==> flow/design.v <==
`timescale 1ns / 1ps
module bpm_from_interval(
    input [31:0] counter, 			   
	 input wire [7:0] default_bpm,   
    output wire [7:0] counted_bpm   
    );
	assign counted_bpm = (counter < 32'd23529 ) ? 254 :  
								(counter < 32'd23622 ) ? 253 :  
								(counter < 32'd23715 ) ? 252 :  
								(counter < 32'd23809 ) ? 251 : 
								(counter < 32'd23904 ) ? 250 :
								(counter < 32'd24000 ) ? 249 :
								(counter < 32'd24096 ) ? 248 :
								(counter < 32'd24193 ) ? 247 :
								(counter < 32'd24291 ) ? 246 :
								(counter < 32'd24390 ) ? 245 :
								(counter < 32'd24489 ) ? 244 :
								(counter < 32'd24590 ) ? 243 :
								(counter < 32'd24691 ) ? 242 :
								(counter < 32'd24793 ) ? 241 :
								(counter < 32'd24896 ) ? 240 :
								(counter < 32'd25000 ) ? 239 :
								(counter < 32'd25104 ) ? 238 :
								(counter < 32'd25210 ) ? 237 :
								(counter < 32'd25316 ) ? 236 :
								(counter < 32'd25423 ) ? 235 :
								(counter < 32'd25531 ) ? 234 :
								(counter < 32'd25641 ) ? 233 :
								(counter < 32'd25751 ) ? 232 :
								(counter < 32'd25862 ) ? 231 :
								(counter < 32'd25974 ) ? 230 :
								(counter < 32'd26086 ) ? 229 :
								(counter < 32'd26200 ) ? 228 :
								(counter < 32'd26315 ) ? 227 :
								(counter < 32'd26431 ) ? 226 :
								(counter < 32'd26548 ) ? 225 :
								(counter < 32'd26666 ) ? 224 :
								(counter < 32'd26785 ) ? 223 :
								(counter < 32'd26905 ) ? 222 :
								(counter < 32'd27027 ) ? 221 :
								(counter < 32'd27149 ) ? 220 :
								(counter < 32'd27272 ) ? 219 :
								(counter < 32'd27397 ) ? 218 :
								(counter < 32'd27522 ) ? 217 :
								(counter < 32'd27649 ) ? 216 :
								(counter < 32'd27777 ) ? 215 :
								(counter < 32'd27906 ) ? 214 :
								(counter < 32'd28037 ) ? 213 :
								(counter < 32'd28169 ) ? 212 :
								(counter < 32'd28301 ) ? 211 :
								(counter < 32'd28436 ) ? 210 :
								(counter < 32'd28571 ) ? 209 :
								(counter < 32'd28708 ) ? 208 :
								(counter < 32'd28846 ) ? 207 :
								(counter < 32'd28985 ) ? 206 :
								(counter < 32'd29126 ) ? 205 :
								(counter < 32'd29268 ) ? 204 :
								(counter < 32'd29411 ) ? 203 :
								(counter < 32'd29556 ) ? 202 :
								(counter < 32'd29702 ) ? 201 :
								(counter < 32'd29850 ) ? 200 :
								(counter < 32'd30000 ) ? 199 :
								(counter < 32'd30150 ) ? 198 :
								(counter < 32'd30303 ) ? 197 :
								(counter < 32'd30456 ) ? 196 :
								(counter < 32'd30612 ) ? 195 :
								(counter < 32'd30769 ) ? 194 :
								(counter < 32'd30927 ) ? 193 :
								(counter < 32'd31088 ) ? 192 :
								(counter < 32'd31250 ) ? 191 :
								(counter < 32'd31413 ) ? 190 :
								(counter < 32'd31578 ) ? 189 :
								(counter < 32'd31746 ) ? 188 :
								(counter < 32'd31914 ) ? 187 :
								(counter < 32'd32085 ) ? 186 :
								(counter < 32'd32258 ) ? 185 :
								(counter < 32'd32432 ) ? 184 :
								(counter < 32'd32608 ) ? 183 :
								(counter < 32'd32786 ) ? 182 :
								(counter < 32'd32967 ) ? 181 :
								(counter < 32'd33149 ) ? 180 :
								(counter < 32'd33333 ) ? 179 :
								(counter < 32'd33519 ) ? 178 :
								(counter < 32'd33707 ) ? 177 :
								(counter < 32'd33898 ) ? 176 :
								(counter < 32'd34090 ) ? 175 :
								(counter < 32'd34285 ) ? 174 :
								(counter < 32'd34482 ) ? 173 :
								(counter < 32'd34682 ) ? 172 :
								(counter < 32'd34883 ) ? 171 :
								(counter < 32'd35087 ) ? 170 :
								(counter < 32'd35294 ) ? 169 :
								(counter < 32'd35502 ) ? 168 :
								(counter < 32'd35714 ) ? 167 :
								(counter < 32'd35928 ) ? 166 :
								(counter < 32'd36144 ) ? 165 :
								(counter < 32'd36363 ) ? 164 :
								(counter < 32'd36585 ) ? 163 :
								(counter < 32'd36809 ) ? 162 :
								(counter < 32'd37037 ) ? 161 :
								(counter < 32'd37267 ) ? 160 :
								(counter < 32'd37500 ) ? 159 :
								(counter < 32'd37735 ) ? 158 :
								(counter < 32'd37974 ) ? 157 :
								(counter < 32'd38216 ) ? 156 :
								(counter < 32'd38461 ) ? 155 :
								(counter < 32'd38709 ) ? 154 :
								(counter < 32'd38961 ) ? 153 :
								(counter < 32'd39215 ) ? 152 :
								(counter < 32'd39473 ) ? 151 :
								(counter < 32'd39735 ) ? 150 :
								(counter < 32'd40000 ) ? 149 :
								(counter < 32'd40268 ) ? 148 :
								(counter < 32'd40540 ) ? 147 :
								(counter < 32'd40816 ) ? 146 :
								(counter < 32'd41095 ) ? 145 :
								(counter < 32'd41379 ) ? 144 :
								(counter < 32'd41666 ) ? 143 :
								(counter < 32'd41958 ) ? 142 :
								(counter < 32'd42253 ) ? 141 :
								(counter < 32'd42553 ) ? 140 :
								(counter < 32'd42857 ) ? 139 :
								(counter < 32'd43165 ) ? 138 :
								(counter < 32'd43478 ) ? 137 :
								(counter < 32'd43795 ) ? 136 :
								(counter < 32'd44117 ) ? 135 :
								(counter < 32'd44444 ) ? 134 :
								(counter < 32'd44776 ) ? 133 :
								(counter < 32'd45112 ) ? 132 :
								(counter < 32'd45454 ) ? 131 :
								(counter < 32'd45801 ) ? 130 :
								(counter < 32'd46153 ) ? 129 :
								(counter < 32'd46511 ) ? 128 :
								(counter < 32'd46875 ) ? 127 :
								(counter < 32'd47244 ) ? 126 :
								(counter < 32'd47619 ) ? 125 :
								(counter < 32'd48000 ) ? 124 :
								(counter < 32'd48387 ) ? 123 :
								(counter < 32'd48780 ) ? 122 :
								(counter < 32'd49180 ) ? 121 :
								(counter < 32'd49586 ) ? 120 :
								(counter < 32'd50000 ) ? 119 :
								(counter < 32'd50420 ) ? 118 :
								(counter < 32'd50847 ) ? 117 :
								(counter < 32'd51282 ) ? 116 :
								(counter < 32'd51724 ) ? 115 :
								(counter < 32'd52173 ) ? 114 :
								(counter < 32'd52631 ) ? 113 :
								(counter < 32'd53097 ) ? 112 :
								(counter < 32'd53571 ) ? 111 :
								(counter < 32'd54054 ) ? 110 :
								(counter < 32'd54545 ) ? 109 :
								(counter < 32'd55045 ) ? 108 :
								(counter < 32'd55555 ) ? 107 :
								(counter < 32'd56074 ) ? 106 :
								(counter < 32'd56603 ) ? 105 :
								(counter < 32'd57142 ) ? 104 :
								(counter < 32'd57692 ) ? 103 :
								(counter < 32'd58252 ) ? 102 :
								(counter < 32'd58823 ) ? 101 :
								(counter < 32'd59405 ) ? 100 :
								(counter < 32'd60000 ) ? 99 :
								(counter < 32'd60606 ) ? 98 :
								(counter < 32'd61224 ) ? 97 :
								(counter < 32'd61855 ) ? 96 :
								(counter < 32'd62500 ) ? 95 :
								(counter < 32'd63157 ) ? 94 :
								(counter < 32'd63829 ) ? 93 :
								(counter < 32'd64516 ) ? 92 :
								(counter < 32'd65217 ) ? 91 :
								(counter < 32'd65934 ) ? 90 :
								(counter < 32'd66666 ) ? 89 :
								(counter < 32'd67415 ) ? 88 :
								(counter < 32'd68181 ) ? 87 :
								(counter < 32'd68965 ) ? 86 :
								(counter < 32'd69767 ) ? 85 :
								(counter < 32'd70588 ) ? 84 :
								(counter < 32'd71428 ) ? 83 :
								(counter < 32'd72289 ) ? 82 :
								(counter < 32'd73170 ) ? 81 :
								(counter < 32'd74074 ) ? 80 :
								(counter < 32'd75000 ) ? 79 :
								(counter < 32'd75949 ) ? 78 :
								(counter < 32'd76923 ) ? 77 :
								(counter < 32'd77922 ) ? 76 :
								(counter < 32'd78947 ) ? 75 :
								(counter < 32'd80000 ) ? 74 :
								(counter < 32'd81081 ) ? 73 :
								(counter < 32'd82191 ) ? 72 :
								(counter < 32'd83333 ) ? 71 :
								(counter < 32'd84507 ) ? 70 :
								(counter < 32'd85714 ) ? 69 :
								(counter < 32'd86956 ) ? 68 :
								(counter < 32'd88235 ) ? 67 :
								(counter < 32'd89552 ) ? 66 :
								(counter < 32'd90909 ) ? 65 :
								(counter < 32'd92307 ) ? 64 :
								(counter < 32'd93750 ) ? 63 :
								(counter < 32'd95238 ) ? 62 :
								(counter < 32'd96774 ) ? 61 :
								(counter < 32'd98360 ) ? 60 :
								(counter < 32'd100000 ) ? 59 :
								(counter < 32'd101694 ) ? 58 :
								(counter < 32'd103448 ) ? 57 :
								(counter < 32'd105263 ) ? 56 :
								(counter < 32'd107142 ) ? 55 :
								(counter < 32'd109090 ) ? 54 :
								(counter < 32'd111111 ) ? 53 :
								(counter < 32'd113207 ) ? 52 :
								(counter < 32'd115384 ) ? 51 :
								(counter < 32'd117647 ) ? 50 :
								(counter < 32'd120000 ) ? 49 :
								(counter < 32'd122448 ) ? 48 :
								(counter < 32'd125000 ) ? 47 :
								(counter < 32'd127659 ) ? 46 :
								(counter < 32'd130434 ) ? 45 :
								(counter < 32'd133333 ) ? 44 :
								(counter < 32'd136363 ) ? 43 :
								(counter < 32'd139534 ) ? 42 :
								(counter < 32'd142857 ) ? 41 :
								(counter < 32'd146341 ) ? 40 :
								(counter < 32'd150000 ) ? 39 :
								(counter < 32'd153846 ) ? 38 :
								(counter < 32'd157894 ) ? 37 :
								(counter < 32'd162162 ) ? 36 :
								(counter < 32'd166666 ) ? 35 :
								(counter < 32'd171428 ) ? 34 :
								(counter < 32'd176470 ) ? 33 :
								(counter < 32'd181818 ) ? 32 :
								(counter < 32'd187500 ) ? 31 :
								(counter < 32'd193548 ) ? 30 : default_bpm;
endmodule
`timescale 1ns / 1ps
module bpmcalculator(
	 input wire clk,  		 	 	  
	 input wire rst,  		 	 	  
	 input wire tick,  		 	 	  
    input wire beat, 				  
	 input wire [7:0] default_bpm,  
    output wire [7:0] bpm_out  	  
    );
	parameter SMALLEST_ALLOWABLE_INTERVAL = 32'd23529;
	parameter LONGEST_ALLOWABLE_INTERVAL = 32'd200000;
	parameter STARTING_BPM = 8'd80; 
	reg [31:0] counter; 
	wire [7:0] counted_bpm; 
	reg [7:0] buffer[0:3]; 
	reg [1:0] oldest_index; 
	reg [9:0] bpm_sum; 
	reg prev_beat; 
	assign bpm_out = bpm_sum[9:2]; 
	bpm_from_interval bfi (
    .counter(counter), 
    .default_bpm(default_bpm), 
    .counted_bpm(counted_bpm)
    );
	always @(posedge clk) begin 
		if (rst) begin 
		bpm_sum <= STARTING_BPM*4; 
		buffer[0] <= STARTING_BPM; 
		buffer[1] <= STARTING_BPM; 
		buffer[2] <= STARTING_BPM; 
		buffer[3] <= STARTING_BPM; 
		counter <= 0; 
		oldest_index <= 0; 
		prev_beat <= 0; 
		end else if (!tick) begin 
		end else if ((counter > LONGEST_ALLOWABLE_INTERVAL) ||    
			 (beat && ~prev_beat && (counter >= SMALLEST_ALLOWABLE_INTERVAL)))   
		begin 
			bpm_sum <= bpm_sum + ({2'b00, counted_bpm} - {2'b00, buffer[oldest_index]}); 
			buffer[oldest_index] <= counted_bpm; 
			oldest_index <= (oldest_index == 3) ? 2'd0 : oldest_index+2'd1; 
			prev_beat <= 1; 
			counter <= 0; 
		end else begin 
			counter <= counter + 1; 
			prev_beat <= beat; 
		end 
	end
endmodule
`timescale 1ns / 1ps
module beatmaker(
	 input clk,
	 input rst,
    input signed [15:0] accel,
    output reg beat
    );
	reg signed [15:0] prev_accel; 
	always @(posedge clk) begin 
		if (rst) begin
			beat <= 0; 
			prev_accel <= 0; 
		end else if ( (accel > 10000 && prev_accel < 10000) || (accel < 10000 && prev_accel > 10000) ) begin
			beat <= ~beat;
			prev_accel <= accel;
		end else begin
			prev_accel <= accel;
		end
	end
endmodule
module BPM_lut(lookup, scaler);
	input [7:0] lookup;
	output [19:0] scaler;
	assign scaler =(lookup == 8'd1)   ? 10000 :
						(lookup == 8'd2)   ? 5000  :
						(lookup == 8'd3)   ? 3333  :
						(lookup == 8'd4)   ? 2500  :
						(lookup == 8'd5)   ? 2000  :
						(lookup == 8'd6)   ? 1667  :
						(lookup == 8'd7)   ? 1429  :
						(lookup == 8'd8)   ? 1250  :
						(lookup == 8'd9)   ? 1111  :
						(lookup == 8'd10)  ? 1000  :
						(lookup == 8'd11)  ? 909   :
						(lookup == 8'd12)  ? 833   : 
						(lookup == 8'd13)  ? 769   :
						(lookup == 8'd14)  ? 714   : 
						(lookup == 8'd15)  ? 667   :
						(lookup == 8'd16)  ? 625   :
						(lookup == 8'd17)  ? 588 :
						(lookup == 8'd18)  ? 556 :
						(lookup == 8'd19)  ? 526 : 
						(lookup == 8'd20)  ? 500 :
						(lookup == 8'd21)  ? 476 : 
						(lookup == 8'd22)  ? 455 :
						(lookup == 8'd23)  ? 435 :
						(lookup == 8'd24)  ? 417 :
						(lookup == 8'd25)  ? 400 :
						(lookup == 8'd26)  ? 385 :
						(lookup == 8'd27)  ? 370 :
						(lookup == 8'd28)  ? 357 :
						(lookup == 8'd29)  ? 345 :
						(lookup == 8'd30)  ? 333 : 
						(lookup == 8'd31)  ? 323 : 
						(lookup == 8'd32)  ? 313 :
						(lookup == 8'd33)  ? 303 :
						(lookup == 8'd34)  ? 294 :
						(lookup == 8'd35)  ? 286 :
						(lookup == 8'd36)  ? 278 :
						(lookup == 8'd37)  ? 270 :
						(lookup == 8'd38)  ? 263 :
						(lookup == 8'd39)  ? 256 :
						(lookup == 8'd40)  ? 250 :
						(lookup == 8'd41)  ? 244 :
						(lookup == 8'd42)  ? 238 :
						(lookup == 8'd43)  ? 233 :
						(lookup == 8'd44)  ? 227 :
						(lookup == 8'd45)  ? 222 :
						(lookup == 8'd46)  ? 217 :
						(lookup == 8'd47)  ? 213 :
						(lookup == 8'd48)  ? 208 :
						(lookup == 8'd49)  ? 204 :
						(lookup == 8'd50)  ? 200 :
						(lookup == 8'd51)  ? 196 :
						(lookup == 8'd52)  ? 192 : 
						(lookup == 8'd53)  ? 189 :
						(lookup == 8'd54)  ? 185 : 
						(lookup == 8'd55)  ? 182 :
						(lookup == 8'd56)  ? 179 :
						(lookup == 8'd57)  ? 175 : 
						(lookup == 8'd58)  ? 172 :
						(lookup == 8'd59)  ? 169 :
						(lookup == 8'd60)  ? 167 :
						(lookup == 8'd61)  ? 164 :
						(lookup == 8'd62)  ? 161 :
						(lookup == 8'd63)  ? 159 :
						(lookup == 8'd64)  ? 156 :
						(lookup == 8'd65)  ? 154 :
						(lookup == 8'd66)  ? 152 :
						(lookup == 8'd67)  ? 149 :
						(lookup == 8'd68)  ? 147 :
						(lookup == 8'd69)  ? 145 :
						(lookup == 8'd70)  ? 143 :
						(lookup == 8'd71)  ? 141 :
						(lookup == 8'd72)  ? 139 :
						(lookup == 8'd73)  ? 137 :
						(lookup == 8'd74)  ? 135 :
						(lookup == 8'd75)  ? 133 :
						(lookup == 8'd76)  ? 132 :
						(lookup == 8'd77)  ? 130 :
						(lookup == 8'd78)  ? 128 :
						(lookup == 8'd79)  ? 127 :
						(lookup == 8'd80)  ? 125 :
						(lookup == 8'd81)  ? 123 :
						(lookup == 8'd82)  ? 122 :
						(lookup == 8'd83)  ? 120 :
						(lookup == 8'd84)  ? 119 :
						(lookup == 8'd85)  ? 118 :
						(lookup == 8'd86)  ? 116 :
						(lookup == 8'd87)  ? 115 :
						(lookup == 8'd88)  ? 114 :
						(lookup == 8'd89)  ? 112 :
						(lookup == 8'd90)  ? 111 :
						(lookup == 8'd91)  ? 110 :
						(lookup == 8'd92)  ? 109 :
						(lookup == 8'd93)  ? 108 :
						(lookup == 8'd94)  ? 106 :
						(lookup == 8'd95)  ? 105 :
						(lookup == 8'd96)  ? 104 : 
						(lookup == 8'd97)  ? 103 :
						(lookup == 8'd98)  ? 102 :
						(lookup == 8'd99)  ? 101 :
						(lookup == 8'd100) ? 100 :
						(lookup == 8'd101) ? 99 : 
						(lookup == 8'd102) ? 98 :
						(lookup == 8'd103) ? 97 :
						(lookup == 8'd104) ? 96 :
						(lookup == 8'd105) ? 95 :
						(lookup == 8'd106) ? 94 :
						(lookup == 8'd107) ? 93 :
						(lookup == 8'd108) ? 93 :
						(lookup == 8'd109) ? 92 :
						(lookup == 8'd110) ? 91 :
						(lookup == 8'd111) ? 90 :
						(lookup == 8'd112) ? 89 :
						(lookup == 8'd113) ? 89 :
						(lookup == 8'd114) ? 88 :
						(lookup == 8'd115) ? 87 :
						(lookup == 8'd116) ? 86 :
						(lookup == 8'd117) ? 85 :
						(lookup == 8'd118) ? 85 :
						(lookup == 8'd119) ? 84 :
						(lookup == 8'd120) ? 83 :
						(lookup == 8'd121) ? 83 :
						(lookup == 8'd122) ? 82 :
						(lookup == 8'd123) ? 81 :
						(lookup == 8'd124) ? 81 :
						(lookup == 8'd125) ? 80 :
						(lookup == 8'd126) ? 79 :
						(lookup == 8'd127) ? 79 :
						(lookup == 8'd128) ? 78 :
						(lookup == 8'd129) ? 78 :
						(lookup == 8'd130) ? 77 :
						(lookup == 8'd131) ? 76 :
						(lookup == 8'd132) ? 76 :
						(lookup == 8'd133) ? 75 :
						(lookup == 8'd134) ? 75 :
						(lookup == 8'd135) ? 74 :
						(lookup == 8'd136) ? 74 :
						(lookup == 8'd137) ? 73 :
						(lookup == 8'd138) ? 72 :
						(lookup == 8'd139) ? 72 : 
						(lookup == 8'd140) ? 71 :
						(lookup == 8'd141) ? 71 :
						(lookup == 8'd142) ? 70 :
						(lookup == 8'd143) ? 70 :
						(lookup == 8'd144) ? 69 :
						(lookup == 8'd145) ? 69 :
						(lookup == 8'd146) ? 68 :
						(lookup == 8'd147) ? 68 :
						(lookup == 8'd148) ? 68 :
						(lookup == 8'd149) ? 67 :
						(lookup == 8'd150) ? 67 :
						(lookup == 8'd151) ? 66 :
						(lookup == 8'd152) ? 66 :
						(lookup == 8'd153) ? 65 :
						(lookup == 8'd154) ? 65 :
						(lookup == 8'd155) ? 65 :
						(lookup == 8'd156) ? 64 :
						(lookup == 8'd157) ? 64 :
						(lookup == 8'd158) ? 63 :
						(lookup == 8'd159) ? 63 :
						(lookup == 8'd160) ? 63 :
						(lookup == 8'd161) ? 62 :
						(lookup == 8'd162) ? 62 :
						(lookup == 8'd163) ? 61 :
						(lookup == 8'd164) ? 61 :
						(lookup == 8'd165) ? 61 : 
						(lookup == 8'd166) ? 60 :
						(lookup == 8'd167) ? 60 :
						(lookup == 8'd168) ? 60 :
						(lookup == 8'd169) ? 59 :
						(lookup == 8'd170) ? 59 :
						(lookup == 8'd171) ? 58 :
						(lookup == 8'd172) ? 58 :
						(lookup == 8'd173) ? 58 :
						(lookup == 8'd174) ? 57 :
						(lookup == 8'd175) ? 57 :
						(lookup == 8'd176) ? 57 :
						(lookup == 8'd177) ? 57 :
						(lookup == 8'd178) ? 56 :
						(lookup == 8'd179) ? 56 :
						(lookup == 8'd180) ? 56 :
						(lookup == 8'd181) ? 55 :
						(lookup == 8'd182) ? 55 :
						(lookup == 8'd183) ? 55 :
						(lookup == 8'd184) ? 54 :
						(lookup == 8'd185) ? 54 :
						(lookup == 8'd186) ? 54 :
						(lookup == 8'd187) ? 53 :
						(lookup == 8'd188) ? 53 :
						(lookup == 8'd189) ? 53 :
						(lookup == 8'd190) ? 53 :
						(lookup == 8'd191) ? 52 :
						(lookup == 8'd192) ? 52 :
						(lookup == 8'd193) ? 52 :
						(lookup == 8'd194) ? 52 :
						(lookup == 8'd195) ? 51 : 
						(lookup == 8'd196) ? 51 :
						(lookup == 8'd197) ? 51 :
						(lookup == 8'd198) ? 51 :
						(lookup == 8'd199) ? 50 :
						(lookup == 8'd200) ? 50 :
						(lookup == 8'd201) ? 50 :
						(lookup == 8'd202) ? 50 :
						(lookup == 8'd203) ? 49 :
						(lookup == 8'd204) ? 49 :
						(lookup == 8'd205) ? 49 :
						(lookup == 8'd206) ? 49 :
						(lookup == 8'd207) ? 48 :
						(lookup == 8'd208) ? 48 :
						(lookup == 8'd209) ? 48 :
						(lookup == 8'd210) ? 48 :
						(lookup == 8'd211) ? 47 :
						(lookup == 8'd212) ? 47 :
						(lookup == 8'd213) ? 47 :
						(lookup == 8'd214) ? 47 :
						(lookup == 8'd215) ? 47 :
						(lookup == 8'd216) ? 46 :
						(lookup == 8'd217) ? 46 :
						(lookup == 8'd218) ? 46 :
						(lookup == 8'd219) ? 46 :
						(lookup == 8'd220) ? 45 :
						(lookup == 8'd221) ? 45 : 
						(lookup == 8'd222) ? 45 :
						(lookup == 8'd223) ? 45 :
						(lookup == 8'd224) ? 45 :
						(lookup == 8'd225) ? 44 :
						(lookup == 8'd226) ? 44 :
						(lookup == 8'd227) ? 44 :
						(lookup == 8'd228) ? 44 :
						(lookup == 8'd229) ? 44 :
						(lookup == 8'd230) ? 43 :
						(lookup == 8'd231) ? 43 :
						(lookup == 8'd232) ? 43 :
						(lookup == 8'd233) ? 43 :
						(lookup == 8'd234) ? 43 :
						(lookup == 8'd235) ? 43 :
						(lookup == 8'd236) ? 42 :
						(lookup == 8'd237) ? 42 :
						(lookup == 8'd238) ? 42 :
						(lookup == 8'd239) ? 42 :
						(lookup == 8'd240) ? 42 :
						(lookup == 8'd241) ? 41 :
						(lookup == 8'd242) ? 41 :
						(lookup == 8'd243) ? 41 :
						(lookup == 8'd244) ? 41 :
						(lookup == 8'd245) ? 41 :
						(lookup == 8'd246) ? 41 :
						(lookup == 8'd247) ? 40 :
						(lookup == 8'd248) ? 40 : 
						(lookup == 8'd249) ? 40 :
						(lookup == 8'd250) ? 40 :
						(lookup == 8'd251) ? 40 :
						(lookup == 8'd252) ? 40 :
						(lookup == 8'd253) ? 40 :
						(lookup == 8'd254) ? 39 :
						(lookup == 8'd255) ? 39 :
						  20'hFFFFF;
endmodule
module BPM_prescaler(CLK, RST, TICK, BPM, slowCLK, slowRise);
	input CLK;
	input RST;
	input TICK;	 
	output slowRise;	 
	input [7:0] BPM;
	output reg slowCLK;
	wire [19:0] scaler;
	BPM_lut U1 (BPM, scaler);
	reg [19:0] counter;  
	wire [19:0] counter_inc = counter + 20'd1;
	assign slowRise = !RST && TICK && !slowCLK && (counter_inc >= scaler/2);
	always @ (posedge CLK) begin
		if (RST) begin
			counter <= 0;
			slowCLK <= 0;
		end else if (TICK) begin
		counter <= counter_inc;
		if (counter_inc >= scaler/2) begin
			counter <= 0;
			slowCLK <= ~slowCLK;
		end
		end
	end
endmodule
module  duration_lut (input [3:0] lookup, output [15:0] duration);
	parameter
		BREVE     			= 16'd48000,		 
		SEMIBREVE			= 16'd24000,		 
		DOTTED_MINIM		= 16'd18000,		 
		MINIM					= 16'd12000,		 
		DOTTED_CROTCHET	= 16'd9000,			 
		CROTCHET 			= 16'd6000,			 
		DOTTED_QUAVER 		= 16'd4500,			 
		QUAVER  				= 16'd3000,			 
		TUPLET				= 16'd2000,			 
		SEMIQUAVER			= 16'd1500,			 
		UNDEF					= 16'd1000;			 
	assign duration = (lookup == 4'd1)  ? SEMIQUAVER 	   :
						   (lookup == 4'd2)  ? TUPLET			   :
							(lookup == 4'd3)  ? QUAVER			   :
							(lookup == 4'd4)  ? DOTTED_QUAVER   :
							(lookup == 4'd5)  ? CROTCHET		   :
							(lookup == 4'd6)  ? DOTTED_CROTCHET :
							(lookup == 4'd7)  ? MINIM			   :
							(lookup == 4'd8)  ? DOTTED_MINIM	   :
							(lookup == 4'd9)  ? SEMIBREVE		   :
							(lookup == 4'd10) ? BREVE			   :
							    UNDEF			   ;
endmodule
module timing_controller (CLK, RST, TICK, BPM, MODE, NOTE, START, EN, DONE);
	input 				 CLK; 	 
	input 				 RST; 	 
	input 				 TICK; 	 
	input [1:0]		   MODE;		 
	input [3:0]			NOTE;		 
	input 			  START;     
	input [7:0] 	 	 BPM;		 
	output reg 			  EN;		 
	wire [15:0]	  DURATION;		 
	output reg 			DONE;		 
	reg [15:0] counter;
	parameter
		NORMAL   = 2'b00,
		STACCATO = 2'b01,
		SLURRED  = 2'b10,
		BPM_COMM = 2'b11;
	duration_lut dur_lut_blk (NOTE[3:0],  DURATION);
	wire slowCLK, slowRise;
	BPM_prescaler bpm_pre_blk (CLK, RST, TICK, BPM, slowCLK, slowRise);
	always @ (posedge CLK) begin
		if (RST) begin
			EN 	  <= 1;
			counter <= 0;
			DONE 	  <= 0;
		end else if (slowRise && START) begin
			DONE <= 0;
			counter <= counter + 1;
			case (MODE) 
				NORMAL  : begin if (counter <= DURATION/128*125) EN <= 1; else EN <= 0; end
				STACCATO: begin if (counter <= DURATION/128*102) EN <= 1; else EN <= 0; end
				SLURRED : begin if (counter <= DURATION)         EN <= 1; end
			endcase
			if (counter == DURATION) begin
				counter <= 0;
				DONE <= 1;
			end
		end
	end
endmodule
module sin_lut (input [5:0] lookup, output [7:0] value);
	assign value = (lookup == 6'd0)  ? 128 :
						(lookup == 6'd1)  ? 140 :
						(lookup == 6'd2)  ? 152 :
						(lookup == 6'd3)  ? 165 :
						(lookup == 6'd4)  ? 176 :
						(lookup == 6'd5)  ? 188 :
						(lookup == 6'd6)  ? 198 :
						(lookup == 6'd7)  ? 208 :
						(lookup == 6'd8)  ? 218 :
						(lookup == 6'd9)  ? 226 :
						(lookup == 6'd10) ? 234 :
						(lookup == 6'd11) ? 240 :
						(lookup == 6'd12) ? 245 :
						(lookup == 6'd13) ? 250 :
						(lookup == 6'd14) ? 253 :
						(lookup == 6'd15) ? 254 :
						(lookup == 6'd16) ? 255 :
						(lookup == 6'd17) ? 254 :
						(lookup == 6'd18) ? 253 :
						(lookup == 6'd19) ? 250 :
						(lookup == 6'd20) ? 245 :
						(lookup == 6'd21) ? 240 :
						(lookup == 6'd22) ? 234 :
						(lookup == 6'd23) ? 226 :
						(lookup == 6'd24) ? 218 :
						(lookup == 6'd25) ? 208 :
						(lookup == 6'd26) ? 198 :
						(lookup == 6'd27) ? 188 :
						(lookup == 6'd28) ? 176 : 
						(lookup == 6'd29) ? 165 : 
						(lookup == 6'd30) ? 152 :
						(lookup == 6'd31) ? 140 :
						(lookup == 6'd32) ? 128 :
						(lookup == 6'd33) ? 115 :
						(lookup == 6'd34) ? 103 :
						(lookup == 6'd35) ? 90  :
						(lookup == 6'd36) ? 79  :
						(lookup == 6'd37) ? 67  :
						(lookup == 6'd38) ? 57  : 
						(lookup == 6'd39) ? 47  :
						(lookup == 6'd40) ? 37  :
						(lookup == 6'd41) ? 29  :
						(lookup == 6'd42) ? 21  :
						(lookup == 6'd43) ? 15  :
						(lookup == 6'd44) ? 10  :
						(lookup == 6'd45) ? 5   :
						(lookup == 6'd46) ? 2   :
						(lookup == 6'd47) ? 1   :
						(lookup == 6'd48) ? 0   :
						(lookup == 6'd49) ? 1   :
						(lookup == 6'd50) ? 2   : 
						(lookup == 6'd51) ? 5   :
						(lookup == 6'd52) ? 10  :
						(lookup == 6'd53) ? 15  :
						(lookup == 6'd54) ? 21  :
						(lookup == 6'd55) ? 29  :
						(lookup == 6'd56) ? 37  :
						(lookup == 6'd57) ? 47  :
						(lookup == 6'd58) ? 57  :
						(lookup == 6'd59) ? 67  :
						(lookup == 6'd60) ? 79  : 
						(lookup == 6'd61) ? 90  : 
						(lookup == 6'd62) ? 103 :
						(lookup == 6'd63) ? 115 :
						  0  ;
endmodule
module tone_lut64 (input [5:0] tone, output [13:0] sixty_fourth_period);
	parameter
				REST= 14'd1000,	 
				C3  = 14'd11945,
				C3S = 14'd11275,
				D3  = 14'd10642,
				D3S = 14'd10045,
				E3  = 14'd9481,
				F3  = 14'd8949,
				F3S = 14'd8446,
				G3  = 14'd7972,
				G3S = 14'd7525,
				A3  = 14'd7103,
				A3S = 14'd6704,
				B3  = 14'd6328,
				C4  = 14'd5973,
				C4S = 14'd5638,
				D4  = 14'd5321,
				D4S = 14'd5022,
				E4  = 14'd4741,
				F4  = 14'd4475,
				F4S = 14'd4223,
				G4  = 14'd3986,
				G4S = 14'd3763,
				A4  = 14'd3552,
				A4S = 14'd3352,
				B4  = 14'd3164,
				C5  = 14'd2987,
				C5S = 14'd2819,
				D5  = 14'd2661,
				D5S = 14'd2511,
				E5  = 14'd2370,
				F5  = 14'd2237,
				F5S = 14'd2112,
				G5  = 14'd1993,
				G5S = 14'd1882,
				A5  = 14'd1776,
				A5S = 14'd1676,
				B5  = 14'd1582,
				C6  = 14'd1493,
				C6S = 14'd1410,
				D6  = 14'd1331,
				D6S = 14'd1256,
				E6  = 14'd1185,
				F6  = 14'd1119,
				F6S = 14'd1056,
				G6  = 14'd997,
				G6S = 14'd941,
				A6  = 14'd888,
				A6S = 14'd838,
				B6  = 14'd791;
	assign sixty_fourth_period =
										(tone == 6'd0)  ? REST:
									   (tone == 6'd1)  ? C3  :
									   (tone == 6'd2)  ? C3S :
									   (tone == 6'd3)  ? D3  :
										(tone == 6'd4)  ? D3S :
										(tone == 6'd5)  ? E3  :
										(tone == 6'd6)  ? F3  :
										(tone == 6'd7)  ? F3S :
										(tone == 6'd8)  ? G3  :
										(tone == 6'd9)  ? G3S :
										(tone == 6'd10)  ? A3  :
										(tone == 6'd11) ? A3S :
										(tone == 6'd12) ? B3  :
										(tone == 6'd13) ? C4  :
										(tone == 6'd14) ? C4S :
										(tone == 6'd15) ? D4  :
										(tone == 6'd16) ? D4S :
										(tone == 6'd17) ? E4  :
										(tone == 6'd18) ? F4  :
										(tone == 6'd19) ? F4S :
										(tone == 6'd20) ? G4  :
										(tone == 6'd21) ? G4S :
										(tone == 6'd22) ? A4  :
										(tone == 6'd23) ? A4S :
										(tone == 6'd24) ? B4  :
										(tone == 6'd25) ? C5  :
										(tone == 6'd26) ? C5S :
										(tone == 6'd27) ? D5  :
										(tone == 6'd28) ? D5S :
										(tone == 6'd29) ? E5  :
										(tone == 6'd30) ? F5  :
										(tone == 6'd31) ? F5S :
										(tone == 6'd32) ? G5  :
										(tone == 6'd33) ? G5S :
										(tone == 6'd34) ? A5  :
										(tone == 6'd35) ? A5S :
										(tone == 6'd36) ? B5  :
										(tone == 6'd37) ? C6  :
										(tone == 6'd38) ? C6S :
										(tone == 6'd39) ? D6  :
										(tone == 6'd40) ? D6S :
										(tone == 6'd41) ? E6  :
										(tone == 6'd42) ? F6  :
										(tone == 6'd43) ? F6S :
										(tone == 6'd44) ? G6  :
										(tone == 6'd45) ? G6S :
										(tone == 6'd46) ? A6  :
										(tone == 6'd47) ? A6S :
										(tone == 6'd48) ? B6  :
										   0 ;
endmodule
module pwm (input CLK, input RST, input [7:0] duty, input [3:0] VOL, output P);
	reg [11:0] counter;
	reg [11:0] latched_comp;
	assign P = (counter[11:0] < latched_comp) ? 1 : 0;
	always @ (posedge CLK) begin
		if (RST) begin
		counter <= 0;
		latched_comp <= 0;
		end else begin
		counter <= counter + 1;
		if (counter == 12'hFFF) begin
			latched_comp <= VOL*duty;
		end
		end
	end	
endmodule
module tone(CLK, RST, TONE, EN, VOL, P);
	input 				 CLK;		 
	input 				 RST;		 
	input 		[5:0] TONE; 	 
	input					  EN;		 
	input			[3:0]  VOL;		 
	output 					P;		 
	reg [5:0] lookup_value;		 
	wire [13:0] 	 period;			 
	wire [7:0] 	  duty_cmp;
	reg [13:0] 		counter;			 
	parameter TONE_MAX = 6'd48;
	pwm pwm_block (CLK, RST, duty_cmp, VOL, P);
	tone_lut64 tone_lut_block (TONE, period);
	sin_lut sin_lut_block (lookup_value, duty_cmp);
	parameter counter_max = 14'd11945;
	always @(posedge CLK) begin
		if (RST) begin
			counter <= 0;
			lookup_value <= 0;
		end else if (EN && (VOL != 4'h0) && (TONE != 6'd0 && TONE <= TONE_MAX)) begin
			counter <= counter + 1;
			if (counter > counter_max) counter <= 0;
			if (counter >= period) begin
				counter <= 14'd0;
				lookup_value <= lookup_value + 1;
			end	
		end
	end
endmodule
module byte_to_BCD(input [7:0] bin, output reg [11:0] BCD);
   reg [19:0] shift;
   integer i;
   always @(*)
   begin
      shift[19:8] = 0;
      shift[7:0] = bin;
      for (i=0; i<8; i=i+1) begin
         if (shift[11:8] >= 5)
            shift[11:8] = shift[11:8] + 3;
         if (shift[15:12] >= 5)
            shift[15:12] = shift[15:12] + 3;
         if (shift[19:16] >= 5)
            shift[19:16] = shift[19:16] + 3;
         shift = shift << 1;
      end
		BCD[11:0] = shift[19:8];
   end
endmodule
module bcdtoseg(nLT, nRBI, A3, A2, A1, A0, nBI,
				nRBO, nA, nB, nC, nD, nE, nF, nG);
	input  nLT, nRBI, A3, A2, A1, A0, nBI;
	output nRBO, nA, nB, nC, nD, nE, nF, nG;
	wire  [3:0] SEGIN;
	reg   [6:0] nSEGOUT;
	assign   SEGIN[3] = A3;
	assign   SEGIN[2] = A2;
	assign   SEGIN[1] = A1;
	assign   SEGIN[0] = A0;
	assign   nA = nSEGOUT[6];
	assign   nB = nSEGOUT[5];
	assign   nC = nSEGOUT[4];
	assign   nD = nSEGOUT[3];
	assign   nE = nSEGOUT[2];
	assign   nF = nSEGOUT[1];
	assign   nG = nSEGOUT[0];
	assign nRBO = ~(~nBI || (~nRBI && (SEGIN == 4'd0) && nLT));
	always @ (nRBO or nLT or SEGIN) begin
		if (~nRBO) begin
			nSEGOUT = ~7'b0000000; 
		end else if (~nLT) begin
			nSEGOUT = ~7'b1111111; 
		end else begin 
			case (SEGIN)
				4'd0:     nSEGOUT = ~7'b1111110; 
				4'd1:     nSEGOUT = ~7'b0110000;
				4'd2:     nSEGOUT = ~7'b1101101;
				4'd3:     nSEGOUT = ~7'b1111001;
				4'd4:     nSEGOUT = ~7'b0110011;
				4'd5:     nSEGOUT = ~7'b1011011;
				4'd6:     nSEGOUT = ~7'b1011111;
				4'd7:     nSEGOUT = ~7'b1110000;
				4'd8:     nSEGOUT = ~7'b1111111;
				4'd9:     nSEGOUT = ~7'b1111011;
				4'hF:		 nSEGOUT = ~7'b1100111;	 
				default:  nSEGOUT = ~7'b0000000;
			endcase
		end
	end
endmodule
module display(CLK, RST, BPM, PLAY, SEGA, SEGD);
	input 			CLK;		 
	input 			RST;		 
	input [7:0]		BPM;		 
	input 		  PLAY;		 
	output reg [3:0] 	SEGA; 		 
	output [7:0] 	SEGD; 		    
	wire [11:0] BCD;
	reg [3:0]			CURRENT_DIG; 
	byte_to_BCD btb_blk (BPM, BCD);
	bcdtoseg seg_disp_blk (1'b1, 1'b1, CURRENT_DIG[3], CURRENT_DIG[2], CURRENT_DIG[1], CURRENT_DIG[0], 1'b1,  
				, SEGD[7], SEGD[6], SEGD[5], SEGD[4], SEGD[3], SEGD[2], SEGD[1]);
	assign SEGD[0] = 1;
	reg [16:0] waveCount;
	wire [16:0] waveNext = waveCount + 17'd1;
	parameter
		KHZ_WAVE = 17'd100000,  
		DISP_D0  = ~4'b0001,
		DISP_D1  = ~4'b0010,
		DISP_D2  = ~4'b0100,
		DISP_D3  = ~4'b1000,
		DISP_OFF = ~4'b0000;
	always @(posedge CLK) begin
		if (RST) begin
		waveCount <= 0;
		SEGA <= ~4'h0;
		CURRENT_DIG[3:0] <= 4'h0;
		end else begin
		waveCount <= waveNext;
	if (waveNext < KHZ_WAVE/4) begin
			if (~PLAY)  begin
				SEGA <= DISP_D0;
				CURRENT_DIG <= 4'hF;
			end else begin
				SEGA <= DISP_OFF;
				CURRENT_DIG <= 4'd0;
			end
		end else if (waveNext < KHZ_WAVE/2) begin
			SEGA <= DISP_D1;
			CURRENT_DIG <= BCD[11:8];
		end else if (waveNext < KHZ_WAVE*3/4) begin
			SEGA <= DISP_D2;
			CURRENT_DIG <= BCD[7:4];
		end else if (waveNext < KHZ_WAVE)begin
			SEGA <= DISP_D3;
			CURRENT_DIG <= BCD[3:0];		
		end else 
			waveCount <= 0;
		end
	end
endmodule
`timescale 1ns / 1ps
module double_thermometer(
    input signed [15:0] accel,
    output wire [7:0] out
    );
	 assign out = 	(accel == 16'd0)     ? 8'b00011000 :
						(accel < -16'd24576) ? 8'b10000000 : 
						(accel < -16'd16384) ? 8'b01000000 : 
						(accel < -16'd8192 ) ? 8'b00100000 : 
						(accel <  16'd0    ) ? 8'b00010000 : 
						(accel <  16'd8192 ) ? 8'b00001000 : 
						(accel <  16'd16384) ? 8'b00000100 : 
						(accel <  16'd24576) ? 8'b00000010 : 8'b00000001;
endmodule
`timescale 1ns / 1ps
module audio_core(
	input clk,          
	input rst,          
	input tick,         
	input tick_1m,      
	input [15:0] accel_z,     
	input accel_valid,        
	output wire beat,   
	output [7:0] LED,   
	input PB_PLY, 	     
	input [3:0]  VOL,	  
	output P,		     
	output [3:0] SEGA,  
	output [7:0] SEGD,  
	output [7:0] BPM,   
	input [15:0] DATA,	  
	output note_req,      
	output song_end       
	);
	parameter
		NORMAL   = 2'b00,
		STACCATO = 2'b01,
		SLURRED  = 2'b10,
		BPM_COMM = 2'b11;
	reg [15:0] accel_out;        
	wire  [1:0] MODE;    
	wire  [3:0] NOTE;	   
	wire  [5:0] TONE;	   
	wire        DONE;   
	wire 	  END_SONG;
	wire 			  EN;
	reg PLAY;
	wire [7:0] DEFAULT_BPM = 8'd80;  
	reg LATCH_PB_PLY;      
	always @(posedge clk) begin
		if (rst) begin
			PLAY <= 0;
			LATCH_PB_PLY <= 0;
		end else begin
			if (PB_PLY && ~LATCH_PB_PLY)
				PLAY <= ~PLAY;
			LATCH_PB_PLY <= PB_PLY;
		end
	end
	always @ (posedge clk) begin
		if (rst)
			accel_out <= 0;
		else if (accel_valid)
			accel_out <= accel_z; 
	end
	assign MODE 	 = (DATA[15:14] == BPM_COMM) ? NORMAL :  DATA[15:14];
	assign NOTE 	 = (DATA[15:14] == BPM_COMM) ? 4'b0	 :  DATA[3:0];
	assign TONE 	 = DATA[13:8];
	assign END_SONG = PLAY && (DATA[15:14] == BPM_COMM) && (DATA[7:0] == 0);
	assign song_end = END_SONG;
	assign note_req = DONE & PLAY;
	double_thermometer LED_display (
		.accel(accel_out), 
		.out(LED)
		);
	beatmaker bm (
		 .clk(clk), 
		 .rst(rst),
		 .accel(accel_out), 
		 .beat(beat)
		 );
	bpmcalculator bpmcalc (
		.clk(clk), 
		.rst(rst),
		.tick(tick),
		.beat(beat), 
		.default_bpm(DEFAULT_BPM),
		.bpm_out(BPM)
	);
	timing_controller timing_ctrl_blk (clk, rst, tick_1m, BPM, MODE, NOTE, PLAY, EN, DONE);
	display  disp_blk (clk, rst, BPM, PLAY, SEGA, SEGD);
	tone     tone_blk (clk, rst, TONE, EN & PLAY ,VOL, P);
endmodule
Reports on audio_core
What the tools print for audio_core, step after step.
Lines are those of the file above, counted from 1.
Operators: Yosys type, input widths -> output width; for muxes data width and select width s.
{"block": "design", "top": "audio_core", "clk_port": "clk", "lib": "sky130hd", "corner": "tt_025C_1v80"}

Word level
Source: Yosys, flattened and elaborated, memories not mapped. Widths are those after wreduce. Print and check cells do not count. Equal cells are merged and count once.
Memory sizes are those after Yosys's memory passes, which may raise the word count (mostly to a power of two), join words into wider ones and drop unused or constant bits.
{"block": "bits", "ff_bits": 188, "latchBits": 0, "ram_bits": 32, "mem_bits_ro": 112, "memories": 2, "output_inout_bits": 32}
{"block": "memory_table", "memory": "(name not given)", "words": 16, "width": 7, "line": 911, "text": "case (SEGIN)"}
{"block": "memory_table", "memory": "bpmcalc.buffer", "words": 4, "width": 8, "line": 247, "text": "reg [7:0] buffer[0:3];"}
{"block": "op_classes", "addsub": 28, "mul": 3, "n_div": 0, "n_cmp": 268, "eq_ne": 383, "shifts": 0, "muxes": 675, "bitwise": 7, "n_reduce_logical": 32}
{"block": "ops", "op": "$mux 20", "count": 256}
{"block": "ops", "op": "$lt 32x16->1 const B", "count": 92}
{"block": "ops", "op": "$lt 32x15->1 const B", "count": 72}
{"block": "ops", "op": "$lt 32x17->1 const B", "count": 46}
{"block": "ops", "op": "$mux 8", "count": 171}
{"block": "ops", "op": "$eq 8x8->1 const B", "count": 128}
{"block": "ops", "op": "$mux 7", "count": 129}
{"block": "ops", "op": "$eq 8x7->1 const B", "count": 64}
{"block": "ops", "op": "$lt 32x18->1 const B", "count": 15}
{"block": "ops", "op": "$mux 14", "count": 26}
{"block": "ops", "op": "$eq 6x6->1 const B", "count": 49}
{"block": "ops", "op": "$eq 8x6->1 const B", "count": 32}
{"block": "ops", "op": "$eq 6x5->1 const B", "count": 32}
{"block": "ops", "op": "$mux 16", "count": 11}
{"block": "ops", "op": "$mux 11", "count": 12}
{"block": "ops", "op": "$eq 8x5->1 const B", "count": 16}
{"block": "ops", "op": "$mul 9x7->16 const B", "count": 1}
{"block": "ops", "op": "$mux 4", "count": 25}
{"block": "ops", "op": "$eq 6x4->1 const B", "count": 16}
{"block": "ops", "op": "$mux 12", "count": 8}
{"block": "ops", "op": "$mul 9x6->15 const B", "count": 1}
{"block": "ops", "op": "$mux 17", "count": 4}
{"block": "ops", "op": "$lt 16x15->1 const B", "count": 4}
{"block": "ops", "op": "$le 16x32->1", "count": 2}
{"block": "ops", "op": "$eq 8x4->1 const B", "count": 8}
{"block": "ops", "op": "$ge 4x3->1 const B", "count": 15}
{"block": "ops", "op": "$mux 10", "count": 5}
{"block": "ops", "op": "$lt 16x16->1 const B", "count": 3}
Other operator kinds: 64; their cells: 153.

Logic depth
Depth = most cells in a row (Yosys ltp): at word level without a register or memory, in the mapped netlist without a sequential cell, where the memories' decode and read muxes count.
{"block": "depth", "ltp_word": 260, "abc_area": 1, "depth_mapped": 245}

Netlist
Source: synth_stat.txt of the flow (Yosys; design flattened, memories mapped). It holds for the ABC_AREA given above (unset counts as 0); a run with the other value may have another netlist.
{"block": "types", "cell": "sky130_fd_sc_hd__dfxtp_1", "count": 197, "area_total_um2": 3.94E+03}
{"block": "types", "cell": "sky130_fd_sc_hd__nand2_1", "count": 890, "area_total_um2": 3.34E+03}
{"block": "types", "cell": "sky130_fd_sc_hd__ha_1", "count": 223, "area_total_um2": 2.79E+03}
{"block": "types", "cell": "sky130_fd_sc_hd__inv_1", "count": 665, "area_total_um2": 2.5E+03}
{"block": "types", "cell": "sky130_fd_sc_hd__nor2_1", "count": 625, "area_total_um2": 2346}
{"block": "types", "cell": "sky130_fd_sc_hd__o21ai_0", "count": 336, "area_total_um2": 1.68E+03}
{"block": "types", "cell": "sky130_fd_sc_hd__a21oi_1", "count": 322, "area_total_um2": 1.61E+03}
{"block": "types", "cell": "sky130_fd_sc_hd__nand3_1", "count": 207, "area_total_um2": 1.04E+03}
{"block": "types", "cell": "sky130_fd_sc_hd__fa_1", "count": 50, "area_total_um2": 1000.96}
{"block": "types", "cell": "sky130_fd_sc_hd__edfxtp_1", "count": 32, "area_total_um2": 960.922}
{"block": "types", "cell": "sky130_fd_sc_hd__xor2_1", "count": 73, "area_total_um2": 639.363}
{"block": "types", "cell": "sky130_fd_sc_hd__nor3_1", "count": 105, "area_total_um2": 525.504}
{"block": "types", "cell": "sky130_fd_sc_hd__o211ai_1", "count": 43, "area_total_um2": 322.81}
{"block": "types", "cell": "sky130_fd_sc_hd__a31oi_1", "count": 51, "area_total_um2": 319.056}
{"block": "types", "cell": "sky130_fd_sc_hd__nand4_1", "count": 47, "area_total_um2": 294.032}
{"block": "types", "cell": "sky130_fd_sc_hd__o31ai_1", "count": 36, "area_total_um2": 270.259}
{"block": "types", "cell": "sky130_fd_sc_hd__clkbuf_1", "count": 67, "area_total_um2": 251.491}
{"block": "types", "cell": "sky130_fd_sc_hd__nor4_1", "count": 37, "area_total_um2": 231.472}
Other cell types: 48; their cells: 365.
{"block": "mapped", "mapped_cells": 4371, "synth_area_mm2": 0.0267919, "ff_cells": 229, "buf_cells": 119}

Worst setup path after synthesis
Source: OpenSTA report_checks on the synthesized netlist (no wires, ideal clock, input and output delay 20% of the period each), path of least setup slack; recovery checks are left aside. Register names are those of the netlist, which keeps one name where synthesis merged equal registers.
{"block": "synth_timing", "path_kind": "reg2reg", "from": "reg bpmcalc.counter[2]", "to": "reg bpmcalc.bpm_sum[9]", "period_ns": 10.0, "launch_ns": 0.000, "t_arrival_ns": 13.124, "t_required_ns": 9.878, "setup_slack_ns": -3.246, "delay_ns": 13.246, "stages": 239, "synth_period_reached_ns": 13.246}
"delay_ns" is the arrival time less input delay plus setup time.
"stages": output pins that drive a net of the path, with the launching flip-flop's if there is one; two outputs of one cell count as two.
"synth_period_reached_ns" is the clock period less the worst setup slack; recovery checks do not enter. This is arithmetic on one report: input and output delays are still those of the set period (20% each).
The rows between start and end are the longest chain of elaborated cells between them; the timing report does not say that the signal goes this way. Where chains are equally long, one stands for them.
Each line given opens the expression or statement behind the cell; cells for indexed reads and writes are added by Yosys, which also makes memories of some case tables.
At most two assigning lines are given for a register; there are more.
{"block": "synth_between", "path_cell_list": "sky130_fd_sc_hd__dfxtp_1 -> sky130_fd_sc_hd__buf_2 -> sky130_fd_sc_hd__nor2_1 -> sky130_fd_sc_hd__inv_1 -> sky130_fd_sc_hd__nor2_1 -> sky130_fd_sc_hd__nand2_1 -> sky130_fd_sc_hd__o21ai_1 -> sky130_fd_sc_hd__o21ai_2 -> sky130_fd_sc_hd__nand2_1 -> sky130_fd_sc_hd__nand2_1 -> sky130_fd_sc_hd__nand2_1 -> sky130_fd_sc_hd__nand2_1 -> sky130_fd_sc_hd__nand2_1 -> sky130_fd_sc_hd__nand2_1 -> sky130_fd_sc_hd__nand2_1 -> sky130_fd_sc_hd__nand2_1 -> sky130_fd_sc_hd__nand2_1 -> sky130_fd_sc_hd__nand2_1 -> (+203 left out) -> sky130_fd_sc_hd__inv_1 -> sky130_fd_sc_hd__ha_1 -> sky130_fd_sc_hd__a21oi_1 -> sky130_fd_sc_hd__o21ai_0 -> sky130_fd_sc_hd__a21oi_1 -> sky130_fd_sc_hd__nor2_1 -> sky130_fd_sc_hd__nor2_1 -> sky130_fd_sc_hd__nor2_1 -> sky130_fd_sc_hd__nor2_1 -> sky130_fd_sc_hd__nor2_1 -> sky130_fd_sc_hd__nor2_1 -> sky130_fd_sc_hd__inv_1 -> sky130_fd_sc_hd__a21oi_1 -> sky130_fd_sc_hd__inv_1 -> sky130_fd_sc_hd__a21oi_1 -> sky130_fd_sc_hd__o21ai_0 -> sky130_fd_sc_hd__o21ai_0 -> sky130_fd_sc_hd__a21oi_1", "elab_chain_len": 228, "cone_cells": 457, "cone_lines": 228}
{"block": "synth_rtl", "element": "start: declaration", "line": 245, "text": "reg [31:0] counter;"}
{"block": "synth_rtl", "element": "start: assignment", "line": 264, "text": "counter <= 0;"}
{"block": "synth_rtl", "element": "start: assignment", "line": 277, "text": "counter <= counter + 1;"}
{"block": "synth_rtl", "element": "$lt 32x18->1", "line": 231, "text": "(counter < 32'd193548 ) ? 30 : default_bpm;"}
{"block": "synth_rtl", "element": "$mux 7", "line": 231}
{"block": "synth_rtl", "element": "$mux 7", "line": 230, "text": "(counter < 32'd187500 ) ? 31 :"}
{"block": "synth_rtl", "element": "$mux 7", "line": 229, "text": "(counter < 32'd181818 ) ? 32 :"}
{"block": "synth_rtl", "element": "$mux 7", "line": 228, "text": "(counter < 32'd176470 ) ? 33 :"}
{"block": "synth_rtl", "element": "$mux 7", "line": 227, "text": "(counter < 32'd171428 ) ? 34 :"}
{"block": "synth_rtl", "element": "$mux 7", "line": 226, "text": "(counter < 32'd166666 ) ? 35 :"}
{"block": "synth_rtl", "element": "(+214 left out)"}
{"block": "synth_rtl", "element": "$mux 8", "line": 11, "text": "(counter < 32'd23904 ) ? 250 :"}
{"block": "synth_rtl", "element": "$mux 8", "line": 10, "text": "(counter < 32'd23809 ) ? 251 :"}
{"block": "synth_rtl", "element": "$mux 8", "line": 9, "text": "(counter < 32'd23715 ) ? 252 :"}
{"block": "synth_rtl", "element": "$mux 8", "line": 8, "text": "(counter < 32'd23622 ) ? 253 :"}
{"block": "synth_rtl", "element": "$mux 8", "line": 7, "text": "assign counted_bpm = (counter < 32'd23529 ) ? 254 :"}
{"block": "synth_rtl", "element": "$sub 8x8->9", "line": 271, "text": "bpm_sum <= bpm_sum + ({2'b00, counted_bpm} - {2'b00, buffer[oldest_index]});"}
{"block": "synth_rtl", "element": "$add 10x10->10", "line": 271}
{"block": "synth_rtl", "element": "end: assignment", "line": 259, "text": "bpm_sum <= STARTING_BPM*4;"}
{"block": "synth_rtl", "element": "end: assignment", "line": 271}
{"block": "synth_rtl", "element": "end: declaration", "line": 249, "text": "reg [9:0] bpm_sum;"}

Path in the finished layout
Path of least setup slack in the final report of run 1 (OpenROAD, finished layout, wires in). Where an end is a register, its clock arrival counts in the times.
{"block": "layout_timing", "path_kind": "reg2reg", "from": "reg bpmcalc.counter[7]", "to": "reg bpmcalc.bpm_sum[9]", "period_ns": 10.0, "launch_ns": 0.55, "t_arrival_ns": 14.99, "t_required_ns": 10.46, "setup_slack_ns": -4.52, "stages": 240}
The rows between start and end are the longest chain of elaborated cells between them; the timing report does not say that the signal goes this way. Where chains are equally long, one stands for them.
At most two assigning lines are given for a register; there are more.
{"block": "layout_between", "path_cell_list": "sky130_fd_sc_hd__dfxtp_4 -> sky130_fd_sc_hd__buf_4 -> sky130_fd_sc_hd__nor2_2 -> sky130_fd_sc_hd__nand3_1 -> sky130_fd_sc_hd__nand2_2 -> sky130_fd_sc_hd__nand2_1 -> sky130_fd_sc_hd__nand2_1 -> sky130_fd_sc_hd__nand2_1 -> sky130_fd_sc_hd__nand2_1 -> sky130_fd_sc_hd__nand2_1 -> sky130_fd_sc_hd__nand2_1 -> sky130_fd_sc_hd__nand2_1 -> sky130_fd_sc_hd__nand2_1 -> sky130_fd_sc_hd__nand2_1 -> sky130_fd_sc_hd__nand2_1 -> sky130_fd_sc_hd__nand2_1 -> sky130_fd_sc_hd__nand2_1 -> sky130_fd_sc_hd__nand2_1 -> (+204 left out) -> sky130_fd_sc_hd__xor2_1 -> sky130_fd_sc_hd__ha_1 -> sky130_fd_sc_hd__a21oi_2 -> sky130_fd_sc_hd__o21ai_1 -> sky130_fd_sc_hd__a21oi_2 -> sky130_fd_sc_hd__nor2_1 -> sky130_fd_sc_hd__nor2_1 -> sky130_fd_sc_hd__nor2_1 -> sky130_fd_sc_hd__nor2_1 -> sky130_fd_sc_hd__nor2_1 -> sky130_fd_sc_hd__nor2_1 -> sky130_fd_sc_hd__inv_1 -> sky130_fd_sc_hd__a21oi_2 -> sky130_fd_sc_hd__inv_2 -> sky130_fd_sc_hd__a21oi_2 -> sky130_fd_sc_hd__o21ai_2 -> sky130_fd_sc_hd__o21ai_1 -> sky130_fd_sc_hd__a21oi_1", "elab_chain_len": 228, "cone_cells": 457, "cone_lines": 228}
{"block": "layout_rtl", "element": "start: declaration", "line": 245, "text": "reg [31:0] counter;"}
{"block": "layout_rtl", "element": "start: assignment", "line": 264, "text": "counter <= 0;"}
{"block": "layout_rtl", "element": "start: assignment", "line": 277, "text": "counter <= counter + 1;"}
{"block": "layout_rtl", "element": "$lt 32x18->1", "line": 231, "text": "(counter < 32'd193548 ) ? 30 : default_bpm;"}
{"block": "layout_rtl", "element": "$mux 7", "line": 231}
{"block": "layout_rtl", "element": "$mux 7", "line": 230, "text": "(counter < 32'd187500 ) ? 31 :"}
{"block": "layout_rtl", "element": "$mux 7", "line": 229, "text": "(counter < 32'd181818 ) ? 32 :"}
{"block": "layout_rtl", "element": "$mux 7", "line": 228, "text": "(counter < 32'd176470 ) ? 33 :"}
{"block": "layout_rtl", "element": "$mux 7", "line": 227, "text": "(counter < 32'd171428 ) ? 34 :"}
{"block": "layout_rtl", "element": "$mux 7", "line": 226, "text": "(counter < 32'd166666 ) ? 35 :"}
{"block": "layout_rtl", "element": "(+214 left out)"}
{"block": "layout_rtl", "element": "$mux 8", "line": 11, "text": "(counter < 32'd23904 ) ? 250 :"}
{"block": "layout_rtl", "element": "$mux 8", "line": 10, "text": "(counter < 32'd23809 ) ? 251 :"}
{"block": "layout_rtl", "element": "$mux 8", "line": 9, "text": "(counter < 32'd23715 ) ? 252 :"}
{"block": "layout_rtl", "element": "$mux 8", "line": 8, "text": "(counter < 32'd23622 ) ? 253 :"}
{"block": "layout_rtl", "element": "$mux 8", "line": 7, "text": "assign counted_bpm = (counter < 32'd23529 ) ? 254 :"}
{"block": "layout_rtl", "element": "$sub 8x8->9", "line": 271, "text": "bpm_sum <= bpm_sum + ({2'b00, counted_bpm} - {2'b00, buffer[oldest_index]});"}
{"block": "layout_rtl", "element": "$add 10x10->10", "line": 271}
{"block": "layout_rtl", "element": "end: assignment", "line": 259, "text": "bpm_sum <= STARTING_BPM*4;"}
{"block": "layout_rtl", "element": "end: assignment", "line": 271}
{"block": "layout_rtl", "element": "end: declaration", "line": 249, "text": "reg [9:0] bpm_sum;"}

audio_core through Yosys and OpenROAD on sky130hd: 2 stored runs, unordered, with their settings and measured results. The constraints put input and output delay at 20% of the set period each and load the outputs with 0.01 pF.
By "achievedPeriod_ns" is meant the clock period of the run minus its worst setup slack. This is arithmetic on one report: input and output delays are still those of the set period (20% each).
By "worst_path_ns" is meant the share of the clock period that the worst setup path is allowed (20% is reserved at inputs, 20% at outputs), minus its slack. Clock arrival times at its registers enter into it.
"design_power_w": no workload was simulated; the value follows from the tool's default switching activity.

Run 1
==> flow/run.sh <==
#!/bin/bash
# the make line also repeats the synthesis and layout settings of config.mk as NAME=value (left out here)
make -C /OpenROAD-flow-scripts/flow DESIGN_CONFIG=/design/flow/config.mk WORK_HOME=/design/flow/orfs CLKGATE_MAP_FILE= finish
==> flow/config.mk <==
export PLATFORM = sky130hd
export DESIGN_NAME = audio_core
export DESIGN_NICKNAME = audio_core
export VERILOG_FILES = /design/flow/design.v
export SDC_FILE = /design/flow/constraint.sdc
export NUM_CORES = 4
export LEC_CHECK = 0
export ABC_AREA = 1
export CAP_MARGIN = 40
export CORE_ASPECT_RATIO = 1.12
export CORE_MARGIN = 3
export CORE_UTILIZATION = 35
export CTS_CLUSTER_DIAMETER = 242
export GPL_ROUTABILITY_DRIVEN = 1
export GPL_TIMING_DRIVEN = 1
export PLACE_DENSITY_LB_ADDON = 0.07
export SETUP_SLACK_MARGIN = -0.11
export SLEW_MARGIN = 25
==> flow/constraint.sdc <==
create_clock -name core_clock -period 10.0 [get_ports {clk}]
set_input_delay 2.0000 -clock core_clock [delete_from_list [all_inputs] [get_ports {clk}]]
set_output_delay 2.0000 -clock core_clock [all_outputs]
set_load 0.01 [all_outputs]

==> results of run 1, as JSON <==
{
  "ys_area_mm2": 0.0267919,
  "die_area_mm2": 0.0799094,
  "final_cell_area_mm2": 0.0349635,
  "layout_utilization_pct": 46.5,
  "worstSetupSlack_ns": -4.523,
  "tns_setup_ns": -58.921,
  "holdWs_ns": 0.438,
  "design_power_w": 0.002694,
  "achievedPeriod_ns": 14.523,
  "worst_path_ns": 14.52,
  "worst_path_kind": "reg2reg"
}

Run 2
==> flow/run.sh <==
#!/bin/bash
# the make line also repeats the synthesis and layout settings of config.mk as NAME=value (left out here)
make -C /OpenROAD-flow-scripts/flow DESIGN_CONFIG=/design/flow/config.mk WORK_HOME=/design/flow/orfs CLKGATE_MAP_FILE= finish
==> flow/config.mk <==
export PLATFORM = sky130hd
export DESIGN_NAME = audio_core
export DESIGN_NICKNAME = audio_core
export VERILOG_FILES = /design/flow/design.v
export SDC_FILE = /design/flow/constraint.sdc
export NUM_CORES = 4
export LEC_CHECK = 0
export ABC_AREA = 0
export CAP_MARGIN = 40
export CORE_ASPECT_RATIO = 1.12
export CORE_MARGIN = 3
export CORE_UTILIZATION = 63
export CTS_CLUSTER_DIAMETER = 242
export GPL_ROUTABILITY_DRIVEN = 1
export GPL_TIMING_DRIVEN = 1
export MIN_ROUTING_LAYER = met2
export PLACE_DENSITY_LB_ADDON = 0.07
export SETUP_SLACK_MARGIN = -0.11
export SLEW_MARGIN = 25
==> flow/constraint.sdc <==
create_clock -name core_clock -period 10.0 [get_ports {clk}]
set_input_delay 2.0000 -clock core_clock [delete_from_list [all_inputs] [get_ports {clk}]]
set_output_delay 2.0000 -clock core_clock [all_outputs]
set_load 0.01 [all_outputs]

==> results of run 2, as JSON <==
{
  "outcome": "unfinished; error GRT-0116 in routing"
}
